==> flow/design.v <==
`timescale 1ns/10ps
module  CONV(
  input                      clk,
  input                      reset,
  output logic               busy,	
  input                      ready,	
  output logic        [13:0] iaddr,
  input               [7:0]  idata,	
  output logic               ioe,
  output logic               wen_L0,
  output logic               oe_L0,
  output logic        [13:0] addr_L0,
  output logic        [11:0] w_data_L0,
  input               [11:0] r_data_L0,
  output logic               wen_L1,
  output logic               oe_L1,
  output logic        [11:0] addr_L1,
  output logic        [11:0] w_data_L1,
  input               [11:0] r_data_L1,
  output logic               oe_weight,
  output logic        [15:0] addr_weight,
  input  logic signed [7:0]  r_data_weight,
  output logic               wen_L2,
  output logic        [3:0]  addr_L2,
  output logic        [31:0] w_data_L2
  );
  assign oe_L0 = 1'b0;
  localparam INITIAL0 = 0;
  localparam READ0    = 1;
  localparam EXECUTE0 = 2;
  localparam WRITE0   = 3;
  localparam DONE0    = 4;
  localparam EXECUTE1 = 0;
  localparam IDLE10   = 1;
  localparam WRITE1   = 2;
  localparam IDLE11   = 3;
  localparam DONE1    = 4;
  localparam INITIAL2 = 0;
  localparam IDLE20   = 1;
  localparam IDLE21   = 2;
  localparam READ2    = 3;
  localparam IDLE22   = 4;
  localparam IDLE23   = 5;
  localparam IDLE24   = 6;
  localparam IDLE25   = 7;
  localparam WRITE2   = 8;
  reg  [2:0]  layer0_cs;
  reg  [2:0]  layer0_ns;
  reg  [2:0]  layer1_cs;
  reg  [2:0]  layer1_ns;
  reg  [3:0]  layer2_cs;
  reg  [3:0]  layer2_ns;
  reg  [7:0]  column0_cnt;
  reg  [7:0]  column1_cnt;
  reg  [7:0]  row0_cnt;
  reg  [12:0] AfterFilter [0:8];
  reg  [7:0]  weight; 
  reg  [11:0] flatten;
  wire read0_done;
  wire read2_done;
  wire execute0_done;
  wire execute1_done;
  wire write0_done;
  wire write1_done;
  wire sr1_en;
  wire sr2_en;
  wire idle;
  assign read0_done = (iaddr==14'd130);
  assign read2_done = (addr_L1==4095);
  assign execute0_done = (iaddr==14'd133);
  assign execute1_done = (addr_L0==14'd129);
  assign write0_done = (addr_L0==16383);
  assign write1_done = (addr_L1==4095);
  assign sr1_en = (layer0_cs>=READ0);
  assign sr2_en = (layer1_cs>=EXECUTE1);
  assign idle = (column1_cnt>=126 && column1_cnt<255);
  always @(posedge clk, posedge reset) begin
    if (reset) layer0_cs <= INITIAL0;
    else       layer0_cs <= layer0_ns;
  end
  always @(*) begin
    layer0_ns=3'bx;
    case (layer0_cs)
      INITIAL0:
        begin
          if (ready)          layer0_ns=READ0;
          else                layer0_ns=INITIAL0;   
        end 
      READ0: 
        begin 
          if (read0_done)     layer0_ns=EXECUTE0;
          else                layer0_ns=READ0;     
        end 
      EXECUTE0: 
        begin 
          if (execute0_done)  layer0_ns=WRITE0;
          else                layer0_ns=EXECUTE0;  
        end  
      WRITE0: 
        begin 
          if (write0_done)    layer0_ns=DONE0;
          else                layer0_ns=WRITE0;    
        end
      DONE0:
        begin
                              layer0_ns=DONE0;     
        end
    endcase
  end
  always @(*) begin
    ioe=1;
    case (layer0_cs)
      INITIAL0:
        begin
        end
      READ0:
        begin
        end
      EXECUTE0:
        begin
        end
      WRITE0:
        begin
        end
      DONE0:
        begin
        end
    endcase
  end
  always @(posedge clk, posedge reset) begin
    if (reset) begin
      wen_L0<=0;
    end else begin
      if (layer0_ns==WRITE0) begin
        wen_L0<=1;
      end else begin
        wen_L0<=0;
      end
    end
  end
  always @(posedge clk, posedge reset) begin
    if (reset) layer1_cs <= EXECUTE1;
    else       layer1_cs <= layer1_ns;
  end
  always @(*) begin
    layer1_ns=2'bx;
    case (layer1_cs)
      EXECUTE1:
        begin
          if (execute1_done)  layer1_ns=IDLE10;
          else                layer1_ns=EXECUTE1;  
        end
      IDLE10:
        begin
                              layer1_ns=WRITE1;
        end
      WRITE1:
        begin
          if (write1_done)    layer1_ns=DONE1;
          else                layer1_ns=IDLE11;
        end
      IDLE11:
        begin
          if (idle)           layer1_ns=IDLE11;    
          else                layer1_ns=WRITE1;
        end
      DONE1:
        begin
                              layer1_ns=DONE1;     
        end
    endcase
  end
  always @(posedge clk, posedge reset) begin
    if (reset) begin
      wen_L1<=0;
    end else begin
      if (layer1_ns==WRITE1) begin
        wen_L1<=1;
      end else begin
        wen_L1<=0;
      end
    end
  end
  always @(posedge clk, posedge reset) begin
    if (reset) layer2_cs <= INITIAL2;
    else       layer2_cs <= layer2_ns;
  end
  always @(*) begin
    layer2_ns=4'bx;
    case (layer2_cs)
      INITIAL2:
        begin
          if (layer1_cs==DONE1) layer2_ns=IDLE20;
          else                  layer2_ns=INITIAL2;  
        end
      IDLE20:
        begin
                                layer2_ns=IDLE21; 
        end      
      IDLE21:      
        begin      
                                layer2_ns=READ2;   
        end
      READ2:
        begin
          if (read2_done)       layer2_ns=IDLE22;
          else                  layer2_ns=READ2;     
        end
      IDLE22:
        begin
                                layer2_ns=IDLE23;
        end
      IDLE23:
        begin
                                layer2_ns=IDLE24;   
        end
      IDLE24:
        begin
                                layer2_ns=IDLE25;   
        end
      IDLE25:  
        begin
                                layer2_ns=WRITE2;   
        end
      WRITE2:     
        begin      
                                layer2_ns=READ2;   
        end
    endcase
  end
  always @(*) begin
    wen_L2=0;
    oe_weight=1;
    oe_L1=0;
    case (layer2_cs)
      INITIAL2:
        begin
        end
      IDLE20:
        begin
          oe_L1=1;
        end
      IDLE21:
        begin
          oe_L1=1;
        end
      READ2:
        begin
          oe_L1=1;
        end
      IDLE22:
        begin
          oe_L1=1;
        end
      IDLE23:
        begin
          oe_L1=1;
        end
      IDLE24:
        begin
          oe_L1=1;
        end
      IDLE25:  
        begin
          oe_L1=1;
        end
      WRITE2: 
        begin
          wen_L2=1;
          oe_L1=1;
        end
    endcase
  end
  always @(posedge clk, posedge reset) begin
    if (reset) begin
      iaddr <= 0;
    end else begin
      iaddr <= iaddr+1;
    end
  end
  always @(posedge clk, posedge reset) begin
    if (reset) begin
      column0_cnt <= 0;
    end else begin
      if (layer0_cs>=EXECUTE0) begin
        if (column0_cnt!=127 && ioe) begin
          column0_cnt <= column0_cnt+1;
        end else if (column0_cnt==127 && ioe) begin
          column0_cnt <= 0;
        end
      end
    end
  end
  always @(posedge clk, posedge reset) begin
    if (reset) begin
      row0_cnt <= 0;
    end else begin
      if (layer0_cs>=EXECUTE0) begin
        if (column0_cnt!=127 && ioe) begin
          row0_cnt <= row0_cnt;
        end else if (column0_cnt==127 && ioe) begin
          row0_cnt <= row0_cnt+1;
        end
      end
    end
  end
  always @(posedge clk, posedge reset) begin
    if (reset) begin
      column1_cnt <= 0;
    end else begin
      if (layer1_cs>=WRITE1) begin
        if (column1_cnt!=255) begin
          column1_cnt <= column1_cnt+1;
        end else if (column1_cnt==255) begin
          column1_cnt <= 0;
        end
      end
    end
  end
  wire [7:0] p0;
  wire [7:0] p1;
  wire [7:0] p2;
  wire [7:0] p3;
  wire [7:0] p4;
  wire [7:0] p5;
  wire [7:0] p6;
  wire [7:0] p7;
  wire [7:0] p8;
  wire [8:0] p0_shf;
  wire [8:0] p5_shf;
  wire [8:0] p7_shf;
  wire [8:0] p8_shf;
  assign p0_shf = p0<<1;
  assign p5_shf = p5<<1;
  assign p7_shf = p7<<1;
  assign p8_shf = p8<<1;
  sr_8x259 sr1 (
    .clk(clk),
    .en(sr1_en),
    .sr_in(idata),
    .sr_tap1(p0),
    .sr_tap2(p1),
    .sr_tap3(p2),
    .sr_tap4(p3),
    .sr_tap5(p4),
    .sr_tap6(p5),
    .sr_tap7(p6),
    .sr_tap8(p7),
    .sr_tap9(p8)
  );
  always @(*) begin
    AfterFilter[0] =  - (p0_shf)       ;
    AfterFilter[1] =     0             ;
    AfterFilter[2] =     p2            ;
    AfterFilter[3] =     0             ;
    AfterFilter[4] =     p4            ;
    AfterFilter[5] =     p5_shf        ;
    AfterFilter[6] =     p6            ;
    AfterFilter[7] =     p7_shf        ;
    AfterFilter[8] =  -((p8_shf)+p8)   ;
    if (row0_cnt==0) begin
      AfterFilter[0] = 0;
      AfterFilter[1] = 0;
      AfterFilter[2] = 0;
    end
    if (column0_cnt==0) begin
      AfterFilter[0] = 0;
      AfterFilter[3] = 0;
      AfterFilter[6] = 0;
    end 
    if (column0_cnt==127) begin
      AfterFilter[2] = 0;
      AfterFilter[5] = 0;
      AfterFilter[8] = 0;
    end 
    if (row0_cnt==127) begin
      AfterFilter[6] = 0;
      AfterFilter[7] = 0;
      AfterFilter[8] = 0;
    end 
  end
  wire [12:0] add0_0;
  wire [12:0] add1_0;
  wire [12:0] add2_0;
  wire [12:0] add3_0;
  reg  [12:0] add0;
  reg  [12:0] add1;
  reg  [12:0] add2;
  reg  [12:0] add3;
  assign add0_0 = AfterFilter[0]+AfterFilter[2];
  assign add1_0 = AfterFilter[4]+AfterFilter[5];
  assign add2_0 = AfterFilter[6]+AfterFilter[7];
  assign add3_0 = AfterFilter[8];
  always @(posedge clk, posedge reset) begin
    if (reset) begin
      add0 <= 0; 
      add1 <= 0;
      add2 <= 0;
      add3 <= 0;
    end else begin
      add0 <= add0_0; 
      add1 <= add1_0;
      add2 <= add2_0;
      add3 <= add3_0;
    end
  end
  wire [12:0] add4_1;
  wire [12:0] add5_1;
  reg  [12:0] add4;
  reg  [12:0] add5;
  assign add4_1 = add0+add1;
  assign add5_1 = add2+add3;
  always @(posedge clk, posedge reset) begin
    if (reset) begin
      add4 <= 0;
      add5 <= 0;
    end else begin
      add4 <= add4_1;
      add5 <= add5_1;
    end
  end
  wire [12:0] add6_2;
  assign add6_2 = add4+add5;
  always @(posedge clk, posedge reset) begin
    if (reset) begin
      w_data_L0 <= 0;
    end else begin
      if (add6_2[12]) begin
        w_data_L0 <= 0;
      end else begin
        w_data_L0 <= add6_2;
      end
    end
  end
  always @(posedge clk, posedge reset) begin
    if (reset) begin
      addr_L0 <= 0;
    end else begin
      if (wen_L0) begin
        addr_L0 <= addr_L0+1;
      end
    end
  end
  wire [11:0] reg0;
  wire [11:0] reg1;
  sr_12x130 sr2 (
    .clk(clk),
    .en(sr2_en),
    .sr_in(w_data_L0),
    .sr_tap1(reg0),
    .sr_tap2(reg1)
  );
  reg [11:0] max_temp;
  always @(posedge clk, posedge reset) begin
    if (reset) begin
      max_temp <= 0;
    end else begin
      if (reg0>=reg1) begin
        max_temp <= reg0;
      end else begin
        max_temp <= reg1;
      end
    end
  end
  always @(posedge clk, posedge reset) begin
    if (reset) begin
      w_data_L1 <= 0;
    end else begin
      if (max_temp>= reg0 && max_temp>= reg1) begin
        w_data_L1 <= max_temp;
      end else if (reg0>= max_temp && reg0>= reg1) begin
        w_data_L1 <= reg0;
      end else begin
        w_data_L1 <= reg1;
      end
    end
  end
  always @(posedge clk, posedge reset) begin
    if (reset) begin
      addr_L1 <= 0;
    end else begin
      if (wen_L1||layer1_cs==DONE1) begin
        addr_L1 <= addr_L1+1;
      end
    end
  end
  always @(posedge clk, posedge reset) begin
    if (reset) begin
      addr_weight <= 0;
    end else begin
      if (layer1_cs==DONE1) begin
        addr_weight <= addr_weight+1;
      end
    end
  end
  always @(posedge clk, posedge reset) begin
    if (reset) begin
      weight <= 0;
      flatten <= 0;
    end else begin
      weight <= r_data_weight;
      flatten <= r_data_L1;
    end
  end
  wire [20:0] fc0;
  reg [20:0] fc;
  mul FC (
    .in1(weight),
    .in2({1'b0,flatten}),
    .out(fc0)
  );
  always @(posedge clk, posedge reset) begin
    if (reset) begin
      fc <= 0;
    end else begin
      fc <= fc0;
    end
  end
  reg  [31:0] fc_acc;
  wire [31:0] fc_sum0;
  wire [31:0] signed_fc;
  wire [31:0] signed_fc_acc;
  assign signed_fc = $signed(fc);
  assign signed_fc_acc = $signed(fc_acc);
  CLA32 cla (
    .a(signed_fc),
    .b(signed_fc_acc),
    .cin(1'b0),
    .out(fc_sum0)
  );
  always @(posedge clk, posedge reset) begin
    if (reset) begin
      fc_acc <= 0;
    end else begin 
      if (layer2_cs==IDLE24) begin
        fc_acc <= 0;
      end else begin
        if ((layer2_cs==READ2||layer2_cs==IDLE21||layer2_cs==IDLE22||layer2_cs==IDLE23||layer2_cs==IDLE25||layer2_cs==WRITE2) && addr_L1!=2) begin
          fc_acc <= fc_sum0;
        end
      end
    end
  end
  reg [31:0] fc_sum;
  always @(posedge clk, posedge reset) begin
    if (reset) begin
      fc_sum <= 0;
    end else begin
      fc_sum <= fc_sum0;
    end
  end
  reg [31:0] w_data_L2_reg;
  wire [15:0] fc_sum_shf;
  assign fc_sum_shf = fc_sum>>16;
  always @(*) begin
    if (fc_sum[31]==1) begin
      w_data_L2_reg = $signed(fc_sum_shf);
    end else begin
      w_data_L2_reg = fc_sum;
    end
  end
  always @(posedge clk, posedge reset) begin
    if (reset) begin
      w_data_L2 <= 0;
    end else begin
      if (layer2_cs==INITIAL2) begin
        w_data_L2 <= 0;
      end else begin
        w_data_L2 <= w_data_L2_reg;
      end
    end       
  end
  always @(posedge clk, posedge reset) begin
    if (reset) begin
      addr_L2 <= 0;
    end else begin
      if (wen_L2) begin
        addr_L2 <= addr_L2+1;
      end
    end
  end
  always @(posedge clk, posedge reset) begin
    if (reset) begin
      busy <= 0;
    end else begin
      case (addr_weight)
        40963: busy <= 1;
        40964: busy <= 0;
      endcase
    end
  end
endmodule
module CLA32 (
  input [31:0] a,
  input [31:0] b,
  input        cin,
  output [32:0] out
);
  wire cout0;
  wire cout1;
  wire cout2;
  CLA8 cla0 (.a(a[7:0]),   .b(b[7:0]),   .cin(cin),   .sum(out[7:0]),   .cout(cout0)   );
  CLA8 cla1 (.a(a[15:8]),  .b(b[15:8]),  .cin(cout0), .sum(out[15:8]),  .cout(cout1)   );
  CLA8 cla2 (.a(a[23:16]), .b(b[23:16]), .cin(cout1), .sum(out[23:16]), .cout(cout2)   );
  CLA8 cla3 (.a(a[31:24]), .b(b[31:24]), .cin(cout2), .sum(out[31:24]), .cout(out[32]) );
endmodule
module CLA8 (
  input [7:0] a,
  input [7:0] b,
  input       cin,
  output [7:0] sum,
  output       cout
);
  wire [7:0] p;
  wire [7:0] g;
  wire [6:0] c;  
  CLG clg8 (
    .cin(cin),
    .p(p),
    .g(g),
    .cout({cout, c[6:0]})
  );
  CLA_FA cla_fa0 (.a(a[0]), .b(b[0]), .cin(cin), .sum(sum[0]), .g(g[0]), .p(p[0]));
  genvar i;
  generate
  for (i=1;i<8;i=i+1) begin:cla_fa
    CLA_FA cla_fa (.a(a[i]), .b(b[i]), .cin(c[i-1]), .sum(sum[i]), .g(g[i]), .p(p[i]));
  end
  endgenerate
endmodule
module CLG (
  input cin,
  input [7:0] p,
  input [7:0] g,
  output [7:0] cout
);
  assign cout[0] = (cin & p[0])                                                  | (g[0])                                                                                                                                                                                                                                                                     ;
  assign cout[1] = (cin & p[0] & p[1])                                           | (g[0] & p[1])                                           | (g[1])                                                                                                                                                                                                           ;
  assign cout[2] = (cin & p[0] & p[1] & p[2])                                    | (g[0] & p[1] & p[2])                                    | (g[1] & p[2])                                    | (g[2])                                                                                                                                                        ;
  assign cout[3] = (cin & p[0] & p[1] & p[2] & p[3])                             | (g[0] & p[1] & p[2] & p[3])                             | (g[1] & p[2] & p[3])                             | (g[2] & p[3])                             | (g[3] )                                                                                                           ;
  assign cout[4] = (cin & p[0] & p[1] & p[2] & p[3] & p[4])                      | (g[0] & p[1] & p[2] & p[3] & p[4])                      | (g[1] & p[2] & p[3] & p[4])                      | (g[2] & p[3] & p[4])                      | (g[3] & p[4])                      | (g[4])                                                                       ;
  assign cout[5] = (cin & p[0] & p[1] & p[2] & p[3] & p[4] & p[5])               | (g[0] & p[1] & p[2] & p[3] & p[4] & p[5])               | (g[1] & p[2] & p[3] & p[4] & p[5])               | (g[2] & p[3] & p[4] & p[5])               | (g[3] & p[4] & p[5])               | (g[4] & p[5])               | (g[5])                                         ;
  assign cout[6] = (cin & p[0] & p[1] & p[2] & p[3] & p[4] & p[5] & p[6])        | (g[0] & p[1] & p[2] & p[3] & p[4] & p[5] & p[6])        | (g[1] & p[2] & p[3] & p[4] & p[5] & p[6])        | (g[2] & p[3] & p[4] & p[5] & p[6])        | (g[3] & p[4] & p[5] & p[6])        | (g[4] & p[5] & p[6])        | (g[5] & p[6])         | (g[6])                 ;
  assign cout[7] = (cin & p[0] & p[1] & p[2] & p[3] & p[4] & p[5] & p[6] & p[7]) | (g[0] & p[1] & p[2] & p[3] & p[4] & p[5] & p[6] & p[7]) | (g[1] & p[2] & p[3] & p[4] & p[5] & p[6] & p[7]) | (g[2] & p[3] & p[4] & p[5] & p[6] & p[7]) | (g[3] & p[4] & p[5] & p[6] & p[7]) | (g[4] & p[5] & p[6] & p[7]) | (g[5] & p[6] & p[7])  | (g[6] & p[7]) | (g[7]) ;
endmodule
module CLA_FA (  
  input a,
  input b,
  input cin,
  output sum,
  output p,
  output g
);
  assign sum = a^b^cin;
  assign p   = a|b;
  assign g   = a&b;
endmodule
module mul (
  input  [7:0]  in1,  
  input  [12:0] in2,  
  output reg [20:0] out  
);
  reg  [20:0] add0;
  reg  [18:0] add1;
  reg  [16:0] add2;
  reg  [14:0] add3;
  reg  [12:0] add4;
  reg  [10:0] add5;
  reg  [8:0]  add6;
  wire [8:0]  in1_shf;
  wire [9:0]  in1_x;   
  wire [9:0]  in1_x2;
  assign in1_shf = in1<<1;
  assign in1_x   = {{2{in1[7]}}, in1};
  assign in1_x2  = in1_x<<1;
  always @(*) begin
    add0=0;
    case ({in2[1:0],1'b0})
      3'b000, 3'b111 : add0 =  0; 
      3'b001, 3'b010 : add0 = $signed( in1     ); 
      3'b101, 3'b110 : add0 = $signed(-in1_x   ); 
      3'b011         : add0 = $signed( in1_shf ); 
      3'b100         : add0 = $signed(-in1_x2  ); 
    endcase
  end
  always @(*) begin
    add1=0;
    case (in2[3:1])
      3'b000, 3'b111 : add1 =  0; 
      3'b001, 3'b010 : add1 = $signed( in1     ); 
      3'b101, 3'b110 : add1 = $signed(-in1_x   ); 
      3'b011         : add1 = $signed( in1_shf ); 
      3'b100         : add1 = $signed(-in1_x2  ); 
    endcase
  end
  always @(*) begin
    add2=0;
    case (in2[5:3])
      3'b000, 3'b111 : add2 =  0; 
      3'b001, 3'b010 : add2 = $signed( in1     ); 
      3'b101, 3'b110 : add2 = $signed(-in1_x   ); 
      3'b011         : add2 = $signed( in1_shf ); 
      3'b100         : add2 = $signed(-in1_x2  ); 
    endcase
  end
  always @(*) begin
    add3=0;
    case (in2[7:5])
      3'b000, 3'b111 : add3 =  0; 
      3'b001, 3'b010 : add3 = $signed( in1     ); 
      3'b101, 3'b110 : add3 = $signed(-in1_x   ); 
      3'b011         : add3 = $signed( in1_shf ); 
      3'b100         : add3 = $signed(-in1_x2  ); 
    endcase
  end
  always @(*) begin
    add4=0;
    case (in2[9:7])
      3'b000, 3'b111 : add4 =  0; 
      3'b001, 3'b010 : add4 = $signed( in1     ); 
      3'b101, 3'b110 : add4 = $signed(-in1_x   ); 
      3'b011         : add4 = $signed( in1_shf ); 
      3'b100         : add4 = $signed(-in1_x2  ); 
    endcase
  end
  always @(*) begin
    add5=0;
    case (in2[11:9])
      3'b000, 3'b111 : add5 =  0; 
      3'b001, 3'b010 : add5 = $signed( in1     ); 
      3'b101, 3'b110 : add5 = $signed(-in1_x   ); 
      3'b011         : add5 = $signed( in1_shf ); 
      3'b100         : add5 = $signed(-in1_x2  ); 
    endcase
  end
  always @(*) begin
    add6=0;
    case ({in2[12],in2[12:11]})
      3'b000, 3'b111 : add6 =  0; 
      3'b001, 3'b010 : add6 = $signed( in1     ); 
      3'b101, 3'b110 : add6 = $signed(-in1_x   ); 
      3'b011         : add6 = $signed( in1_shf ); 
      3'b100         : add6 = $signed(-in1_x2  ); 
    endcase
  end
  wire [20:0] sum0;
  wire [20:0] carry0;
  wire [20:0] carry0_shf;
  assign carry0_shf = carry0<<1;
  adder21 adder21_0 (
    .a(add0),
    .b({add1,2'b0}),
    .cin({add2,4'b0}),
    .sum(sum0),
    .cout(carry0)
  );
  wire [20:0] sum1;
  wire [20:0] carry1;
  wire [20:0] carry1_shf;
  assign carry1_shf = carry1<<1;
  adder21 adder21_1 (
    .a({add3,6'b0}),
    .b({add4,8'b0}),
    .cin({add5,10'b0}),
    .sum(sum1),
    .cout(carry1)
  );
  wire [20:0] sum2;
  wire [20:0] carry2;
  wire [20:0] carry2_shf;
  assign carry2_shf = carry2<<1;
  adder21 adder21_2 (
    .a(sum0),
    .b(carry0_shf),
    .cin(sum1),
    .sum(sum2),
    .cout(carry2)
  );
  wire [20:0] sum3;
  wire [20:0] carry3;
  wire [20:0] carry3_shf;
  assign carry3_shf = carry3<<1;
  adder21 adder21_3 (
    .a(carry1_shf),
    .b(carry2_shf),
    .cin(sum2),
    .sum(sum3),
    .cout(carry3)
  );
  wire [20:0] sum4;
  wire [20:0] carry4;
  wire [20:0] carry4_shf;
  assign carry4_shf = carry4<<1;
  adder21 adder21_4 (
    .a(carry3_shf),
    .b(sum3),
    .cin({add6,12'b0}),
    .sum(sum4),
    .cout(carry4)
  );
  reg [11:0] out_temp0;  
  reg [10:0] out_temp1;
  reg [10:0] out_temp2;
  always @(*) begin
    out_temp0 = sum4[10:0]+carry4_shf[10:0]; 
  end
  always @(*) begin
    out_temp1 = sum4[20:11]+carry4_shf[20:11]+1;  
    out_temp2 = sum4[20:11]+carry4_shf[20:11];    
  end
  always @(*) begin
    if (out_temp0[11]) begin  
      out = {out_temp1, out_temp0[10:0]};
    end else begin            
      out = {out_temp2, out_temp0[10:0]};
    end
  end
endmodule
module adder21 (
  input [20:0] a,
  input [20:0] b,
  input [20:0] cin,
  output [20:0] sum,
  output [20:0] cout
);
  genvar i;
  generate
    for (i=0;i<21;i=i+1) begin:FA
      FA fa (.a(a[i]), .b(b[i]), .cin(cin[i]), .sum(sum[i]), .cout(cout[i]));
    end
  endgenerate
endmodule
module FA (
  input a, 
  input b,
  input cin,
  output sum, 
  output cout 
);
  wire c1, c2, s1;
  HA ha1(.a(a), .b(b), .cout(c1), .sum(s1));
  HA ha2(.a(s1), .b(cin), .cout(c2), .sum(sum));
  or (cout, c1, c2);
endmodule
module HA (
  input a, 
  input b,
  output sum, 
  output cout 
);
  xor (sum, a, b);
  and (cout, a, b);
endmodule
module sr_8x259 (
  input clk,
  input en,
  input  [7:0] sr_in,
  output [7:0] sr_tap1,
  output [7:0] sr_tap2,
  output [7:0] sr_tap3,
  output [7:0] sr_tap4,
  output [7:0] sr_tap5,
  output [7:0] sr_tap6,
  output [7:0] sr_tap7, 
  output [7:0] sr_tap8, 
  output [7:0] sr_tap9 
);
  reg [7:0] sr [0:258];
  integer i;
  always @(posedge clk) begin
    if (en) begin
      sr[258] <= sr_in;
      for (i=0;i<258;i=i+1) begin
        sr[i] <= sr[i+1];
      end
    end
  end
  assign sr_tap1 = sr[0];
  assign sr_tap2 = sr[1];
  assign sr_tap3 = sr[2];
  assign sr_tap4 = sr[128];
  assign sr_tap5 = sr[129];
  assign sr_tap6 = sr[130];
  assign sr_tap7 = sr[256];
  assign sr_tap8 = sr[257];
  assign sr_tap9 = sr[258];
endmodule
module sr_12x130 (
  input clk,
  input en,
  input  [11:0] sr_in,
  output [11:0] sr_tap1,
  output [11:0] sr_tap2
);
  reg [11:0] sr [0:129];
  integer i;
  always @(posedge clk) begin
    if (en) begin
      sr[129] <= sr_in;
      for (i=0;i<129;i=i+1) begin
        sr[i] <= sr[i+1];
      end
    end
  end
  assign sr_tap1 = sr[1];
  assign sr_tap2 = sr[129];
endmodule
== From RTL to reports: CONV ==
Tool output for the design above, in the order of the flow.
Line numbers count from 1 in the design file above.
A cell with -- has no value.

* Top module: CONV
* Clock input: clk
* Library: sky130hd
* Library corner: tt_025C_1v80

== After elaboration ==
Counts by Yosys on the flattened word-level netlist (proc, flatten, opt, wreduce). Print and check cells are left out.
Memory sizes are those after Yosys's memory passes, which may raise the word count (mostly to a power of two), join words into wider ones and drop unused or constant bits.

* Shift-type cells: 0
* Multiplexer cells: 45
* $lt $le $gt $ge: 10
* Bitwise operators: 724
* Multiply operators: 0
* Div/mod/pow operators: 0
* Eq/ne operators: 69
* $add $sub $neg: 23
* Reduce/logical cells: 45

{| class="wikitable"
|+ Operators with widths
! kind !! number
|-
| AND 1 bit || 296
|-
| bitwise OR 1 bit || 217
|-
| bitwise XOR 1 bit || 210
|-
| 2-to-1 mux 32 bit || 4
|-
| parallel mux 19 bit (select 5 bit) || 1
|-
| parallel mux 17 bit (select 5 bit) || 1
|-
| parallel mux 21 bit (select 4 bit) || 1
|-
| 2-to-1 mux 13 bit || 6
|-
| parallel mux 15 bit (select 5 bit) || 1
|-
| equality test 3 bit (second input constant) || 22
|-
| adder 13 bit || 5
|-
| parallel mux 13 bit (select 5 bit) || 1
|-
| parallel mux 11 bit (select 5 bit) || 1
|-
| greater-or-equal comparator 12 bit || 4
|-
| equality test 3 x 2 -> 1 bit (second input constant) || 16
|-
| 2-to-1 mux 12 bit || 4
|-
| 2-to-1 mux 8 bit || 6
|-
| equality test 14 x 8 -> 1 bit (second input constant) || 3
|-
| equality test 16 bit (second input constant) || 2
|-
| OR reduction 2 bit || 16
|-
| parallel mux 4 bit (select 8 bit) || 1
|-
| parallel mux 3 bit (select 5 bit) || 2
|-
| adder 14 x 1 -> 14 bit (second input constant) || 2
|-
| zero test 3 bit || 8
|-
| adder 8 x 1 -> 8 bit (second input constant) || 3
|-
| equality test 3 x 1 -> 1 bit (second input constant) || 7
|-
| 2-to-1 mux 21 bit || 1
|-
| adder 10 bit || 2
|}

Not listed: further kinds 42, cells in them 73.

* Bits in latches: 0
* Output and inout bits: 124
* ROM bits: 32
* Flip-flop bits (word level): 3968
* RAM bits: 0
* Input bits: 43
* Memories: 1
* Word width x clocked read ports: 0

{| class="wikitable"
|+ Memory list
! name !! depth !! width !! read ports !! wr ports !! RTL line !! RTL
|-
| (name not given) || 16 || 2 || 1 || 0 || 235 || <nowiki>case (layer2_cs)</nowiki>
|}

== Depth ==
Yosys ltp: most cells in a row. Word level: on the elaborated netlist, between registers, memories and ports. Mapped: between sequential cells and ports; inverters and the memories' decode and read muxes count.

* Depth in word-level cells: 64
* ABC_AREA: 1
* Mapped depth: 35
* Depth with buffers taken out: 34

== After synthesis ==
Yosys stat after the flow's synthesis: flattened, memories mapped to cells. It holds for the ABC_AREA given above (unset counts as 0); a run with the other value may have another netlist.
The area totals of this step are shown rounded.

* Buffers: 34
* Flip-flops: 3966
* Chip area (Yosys): 130000 um^2
* Cell count: 6020

{| class="wikitable"
|+ Cells by type
! cell !! number !! area in all (um^2)
|-
| sky130_fd_sc_hd__edfxtp_1 || 3620 || 1.09E+05
|-
| sky130_fd_sc_hd__dfrtp_1 || 344 || 8.61E+03
|-
| sky130_fd_sc_hd__ha_1 || 227 || 2.84E+03
|-
| sky130_fd_sc_hd__inv_1 || 473 || 1.78E+03
|-
| sky130_fd_sc_hd__fa_1 || 66 || 1.32E+03
|-
| sky130_fd_sc_hd__nand2_1 || 337 || 1.26E+03
|-
| sky130_fd_sc_hd__xor2_1 || 110 || 963.424
|-
| sky130_fd_sc_hd__nor2_1 || 218 || 818.285
|-
| sky130_fd_sc_hd__a21oi_1 || 105 || 525.504
|-
| sky130_fd_sc_hd__o21ai_0 || 98 || 490.47
|-
| sky130_fd_sc_hd__xnor2_1 || 45 || 394.128
|-
| sky130_fd_sc_hd__nor3_1 || 59 || 295.283
|-
| sky130_fd_sc_hd__nand3_1 || 57 || 285.274
|-
| sky130_fd_sc_hd__o22ai_1 || 35 || 218.96
|-
| sky130_fd_sc_hd__nand4_1 || 24 || 150.144
|-
| sky130_fd_sc_hd__a221oi_1 || 15 || 131.376
|-
| sky130_fd_sc_hd__clkbuf_1 || 30 || 112.608
|-
| sky130_fd_sc_hd__o221ai_1 || 12 || 105.101
|}

Other cell types: 40; their cells: 145.

== Timing after synthesis ==
OpenSTA on the mapped netlist: ideal clock, no wires. The path of least setup slack (recovery checks aside). Input and output delay are each 20% of the period. Register names are those of the netlist, which keeps one name where synthesis merged equal registers.

* Path kind: reg-to-reg
* From: register layer1_cs
* To: register sr2.sr[100][0]
* Clock period: 8.0 ns
* Stages: 4
* Slack: -41.354 ns
* Data required time: -6.330 ns
* Setup time: 14.330 ns
* Arrival: 35.024 ns
* Path delay: 49.354 ns
* Synthesis period reached: 49.354 ns

"path delay" is the arrival time less input delay plus setup time.
"stages": output pins that drive a net of the path, with the launching flip-flop's if there is one; two outputs of one cell count as two.
"synthesis period reached" is the clock period less the worst setup slack; recovery checks do not enter. This is arithmetic on one report: input and output delays are still those of the set period (20% each).
An end named without its bit number is one bit of that signal or, where synthesis recoded a state register, one of its new flip-flops.

* Path through: sky130_fd_sc_hd__dfrtp_1 -> sky130_fd_sc_hd__clkbuf_1 -> sky130_fd_sc_hd__nor2_1 -> sky130_fd_sc_hd__nand3_1

{| class="wikitable"
|+ RTL lines, path after synthesis
! element !! RTL line !! RTL
|-
| from (decl) || 49 || <nowiki>reg  [2:0]  layer1_cs;</nowiki>
|-
| from (assign) || 142 || <nowiki>if (reset) layer1_cs <= EXECUTE1;</nowiki>
|-
| from (assign) || 143 || <nowiki>else       layer1_cs <= layer1_ns;</nowiki>
|-
| to (assign) || 901 || <nowiki>sr[i] <= sr[i+1];</nowiki>
|-
| to (decl) || 895 || <nowiki>reg [11:0] sr [0:129];</nowiki>
|}

No chain of elaborated cells between the ends is given.

== Worst path after layout ==
Path of least setup slack in the final report of run 2 (OpenROAD, finished layout, wires in). Where an end is a register, its clock arrival counts in the times.

* Path kind: reg-to-reg
* From: register weight[1]
* To: register fc[19]
* Arrival: 7.54 ns
* Data required time: 8.79 ns
* Setup time: 0.12 ns
* Stages: 30
* Clock period: 8.0 ns
* Slack: 1.25 ns

The rows between start and end are the longest chain of elaborated cells between them; the timing report does not say that the signal goes this way. Where chains are equally long, one stands for them.
A line is the first line of the expression or statement that the cell stems from. Yosys adds cells for indexed reads and writes and turns some case tables into memories.

* Path through: sky130_fd_sc_hd__dfrtp_1 -> sky130_fd_sc_hd__clkinv_1 -> sky130_fd_sc_hd__ha_1 -> sky130_fd_sc_hd__nand2_1 -> sky130_fd_sc_hd__nor2_1 -> sky130_fd_sc_hd__nand2_1 -> sky130_fd_sc_hd__o21ai_0 -> sky130_fd_sc_hd__nand2_1 -> sky130_fd_sc_hd__inv_1 -> sky130_fd_sc_hd__a221oi_1 -> sky130_fd_sc_hd__fa_1 -> sky130_fd_sc_hd__fa_1 -> sky130_fd_sc_hd__inv_1 -> sky130_fd_sc_hd__ha_1 -> sky130_fd_sc_hd__ha_1 -> sky130_fd_sc_hd__ha_1 -> sky130_fd_sc_hd__a21oi_1 -> sky130_fd_sc_hd__nand2_1 -> sky130_fd_sc_hd__a21oi_1 -> sky130_fd_sc_hd__inv_1 -> sky130_fd_sc_hd__a21oi_1 -> sky130_fd_sc_hd__inv_1 -> sky130_fd_sc_hd__nand2_1 -> sky130_fd_sc_hd__nand2_1 -> sky130_fd_sc_hd__a21o_1 -> sky130_fd_sc_hd__a21oi_1 -> sky130_fd_sc_hd__o21ai_0 -> sky130_fd_sc_hd__a21oi_1 -> sky130_fd_sc_hd__o21ai_0 -> sky130_fd_sc_hd__xor2_1
* Cells in the longest elaborated chain: 17

{| class="wikitable"
|+ RTL lines, path after layout
! element !! RTL line !! RTL
|-
| from (decl) || 57 || <nowiki>reg  [7:0]  weight;</nowiki>
|-
| from (assign) || 498 || <nowiki>weight <= 0;</nowiki>
|-
| from (assign) || 501 || <nowiki>weight <= r_data_weight;</nowiki>
|-
| negator 10 bit || 683 || <nowiki>3'b100         : add0 = $signed(-in1_x2  );</nowiki>
|-
| parallel mux 21 bit (select 4 bit) || 678 || <nowiki>case ({in2[1:0],1'b0})</nowiki>
|-
| bitwise XOR 1 bit || 851 || <nowiki>xor (sum, a, b);</nowiki>
|-
| AND 1 bit || 852 || <nowiki>and (cout, a, b);</nowiki>
|-
| bitwise OR 1 bit || 843 || <nowiki>or (cout, c1, c2);</nowiki>
|-
| bitwise XOR 1 bit || 851 ||
|-
| AND 1 bit || 852 ||
|-
| [3 not listed] || -- ||
|-
| bitwise OR 1 bit || 843 ||
|-
| bitwise XOR 1 bit || 851 ||
|-
| AND 1 bit || 852 ||
|-
| bitwise OR 1 bit || 843 ||
|-
| adder 10 bit || 808 || <nowiki>out_temp1 = sum4[20:11]+carry4_shf[20:11]+1;</nowiki>
|-
| adder 10 x 1 -> 10 bit || 808 ||
|-
| 2-to-1 mux 21 bit || 812 || <nowiki>if (out_temp0[11]) begin</nowiki>
|-
| to (assign) || 514 || <nowiki>fc <= 0;</nowiki>
|-
| to (assign) || 516 || <nowiki>fc <= fc0;</nowiki>
|-
| to (decl) || 506 || <nowiki>reg [20:0] fc;</nowiki>
|}

Flow measurements of CONV on sky130hd: 3 stored runs with different settings, listed in no order. Input and output delays are each 20% of the period that was set; the output load is 0.01 pF.
"achieved clock period" is the run's clock period less its worst setup slack. It is reckoned from that one timing run; input and output delays stay at 20% of the period that was set.
"worst setup path time": the worst setup path's part of the clock period (all of it between registers, 20% less for each end at a port) less its slack. A launch clock that arrives late makes it longer, a capture clock that arrives late makes it shorter.
"power" rests on the timing tool's default activity at the inputs, not on a simulated workload.
Results are given in rounded form.

Run 1
==> flow/run.sh <==
#!/bin/bash
# the make line also repeats the synthesis and layout settings of config.mk as NAME=value (left out here)
make -C /OpenROAD-flow-scripts/flow DESIGN_CONFIG=/design/flow/config.mk WORK_HOME=/design/flow/orfs CLKGATE_MAP_FILE= finish
==> flow/config.mk <==
export PLATFORM = sky130hd
export DESIGN_NAME = CONV
export DESIGN_NICKNAME = CONV
export VERILOG_FILES = /design/flow/design.v
export SDC_FILE = /design/flow/constraint.sdc
export NUM_CORES = 4
export LEC_CHECK = 0
export CAP_MARGIN = 20
export CELL_PAD_IN_SITES_DETAIL_PLACEMENT = 2
export CELL_PAD_IN_SITES_GLOBAL_PLACEMENT = 1
export CORE_MARGIN = 2
export CORE_UTILIZATION = 69
export GPL_TIMING_DRIVEN = 1
export HOLD_SLACK_MARGIN = -0.01
export MIN_ROUTING_LAYER = met2
export PLACE_DENSITY = 0.87
export SLEW_MARGIN = 0
==> flow/constraint.sdc <==
create_clock -name core_clock -period 4.73 [get_ports {clk}]
set_input_delay 0.9460 -clock core_clock [delete_from_list [all_inputs] [get_ports {clk}]]
set_output_delay 0.9460 -clock core_clock [all_outputs]
set_load 0.01 [all_outputs]

==> results of run 1 <==
did not finish, placement stopped with a tool error

Run 2
==> flow/run.sh <==
#!/bin/bash
# the make line also repeats the synthesis and layout settings of config.mk as NAME=value (left out here)
make -C /OpenROAD-flow-scripts/flow DESIGN_CONFIG=/design/flow/config.mk WORK_HOME=/design/flow/orfs CLKGATE_MAP_FILE= finish
==> flow/config.mk <==
export PLATFORM = sky130hd
export DESIGN_NAME = CONV
export DESIGN_NICKNAME = CONV
export VERILOG_FILES = /design/flow/design.v
export SDC_FILE = /design/flow/constraint.sdc
export NUM_CORES = 4
export LEC_CHECK = 0
export ABC_AREA = 1
export CAP_MARGIN = 20
export CELL_PAD_IN_SITES_DETAIL_PLACEMENT = 1
export CORE_MARGIN = 2
export CORE_UTILIZATION = 44
export CTS_CLUSTER_DIAMETER = 73
export GPL_ROUTABILITY_DRIVEN = 0
export PLACE_DENSITY_LB_ADDON = 0.1
export SLEW_MARGIN = 20
export TNS_END_PERCENT = 30
==> flow/constraint.sdc <==
create_clock -name core_clock -period 8.0 [get_ports {clk}]
set_input_delay 1.6000 -clock core_clock [delete_from_list [all_inputs] [get_ports {clk}]]
set_output_delay 1.6000 -clock core_clock [all_outputs]
set_load 0.01 [all_outputs]

==> results of run 2 <==
chip area after synthesis (Yosys): 130000 um^2
die area: 300000 um^2
standard-cell area of the final layout: 150000 um^2
utilization: 0.509
worst setup slack after layout: 1.25 ns
total negative slack: 0.000 ns
worst hold slack: 0.390 ns
power: 42.7 mW
achieved clock period: 6.754 ns
worst setup path time: 6.75 ns
worst setup path kind: reg-to-reg

Run 3
==> flow/run.sh <==
#!/bin/bash
# the make line also repeats the synthesis and layout settings of config.mk as NAME=value (left out here)
make -C /OpenROAD-flow-scripts/flow DESIGN_CONFIG=/design/flow/config.mk WORK_HOME=/design/flow/orfs CLKGATE_MAP_FILE= finish
==> flow/config.mk <==
export PLATFORM = sky130hd
export DESIGN_NAME = CONV
export DESIGN_NICKNAME = CONV
export VERILOG_FILES = /design/flow/design.v
export SDC_FILE = /design/flow/constraint.sdc
export NUM_CORES = 4
export LEC_CHECK = 0
export ABC_AREA = 0
export CAP_MARGIN = 20
export CELL_PAD_IN_SITES_DETAIL_PLACEMENT = 2
export CORE_MARGIN = 2
export CORE_UTILIZATION = 65
export CTS_CLUSTER_DIAMETER = 354
export CTS_CLUSTER_SIZE = 41
export GPL_ROUTABILITY_DRIVEN = 1
export GPL_TIMING_DRIVEN = 0
export PLACE_DENSITY_LB_ADDON = 0.1
export SETUP_SLACK_MARGIN = 2.4
export SLEW_MARGIN = 10
export TNS_END_PERCENT = 30
==> flow/constraint.sdc <==
create_clock -name core_clock -period 8.0 [get_ports {clk}]
set_input_delay 1.6000 -clock core_clock [delete_from_list [all_inputs] [get_ports {clk}]]
set_output_delay 1.6000 -clock core_clock [all_outputs]
set_load 0.01 [all_outputs]

==> results of run 3 <==
did not finish, placement stopped with a tool error
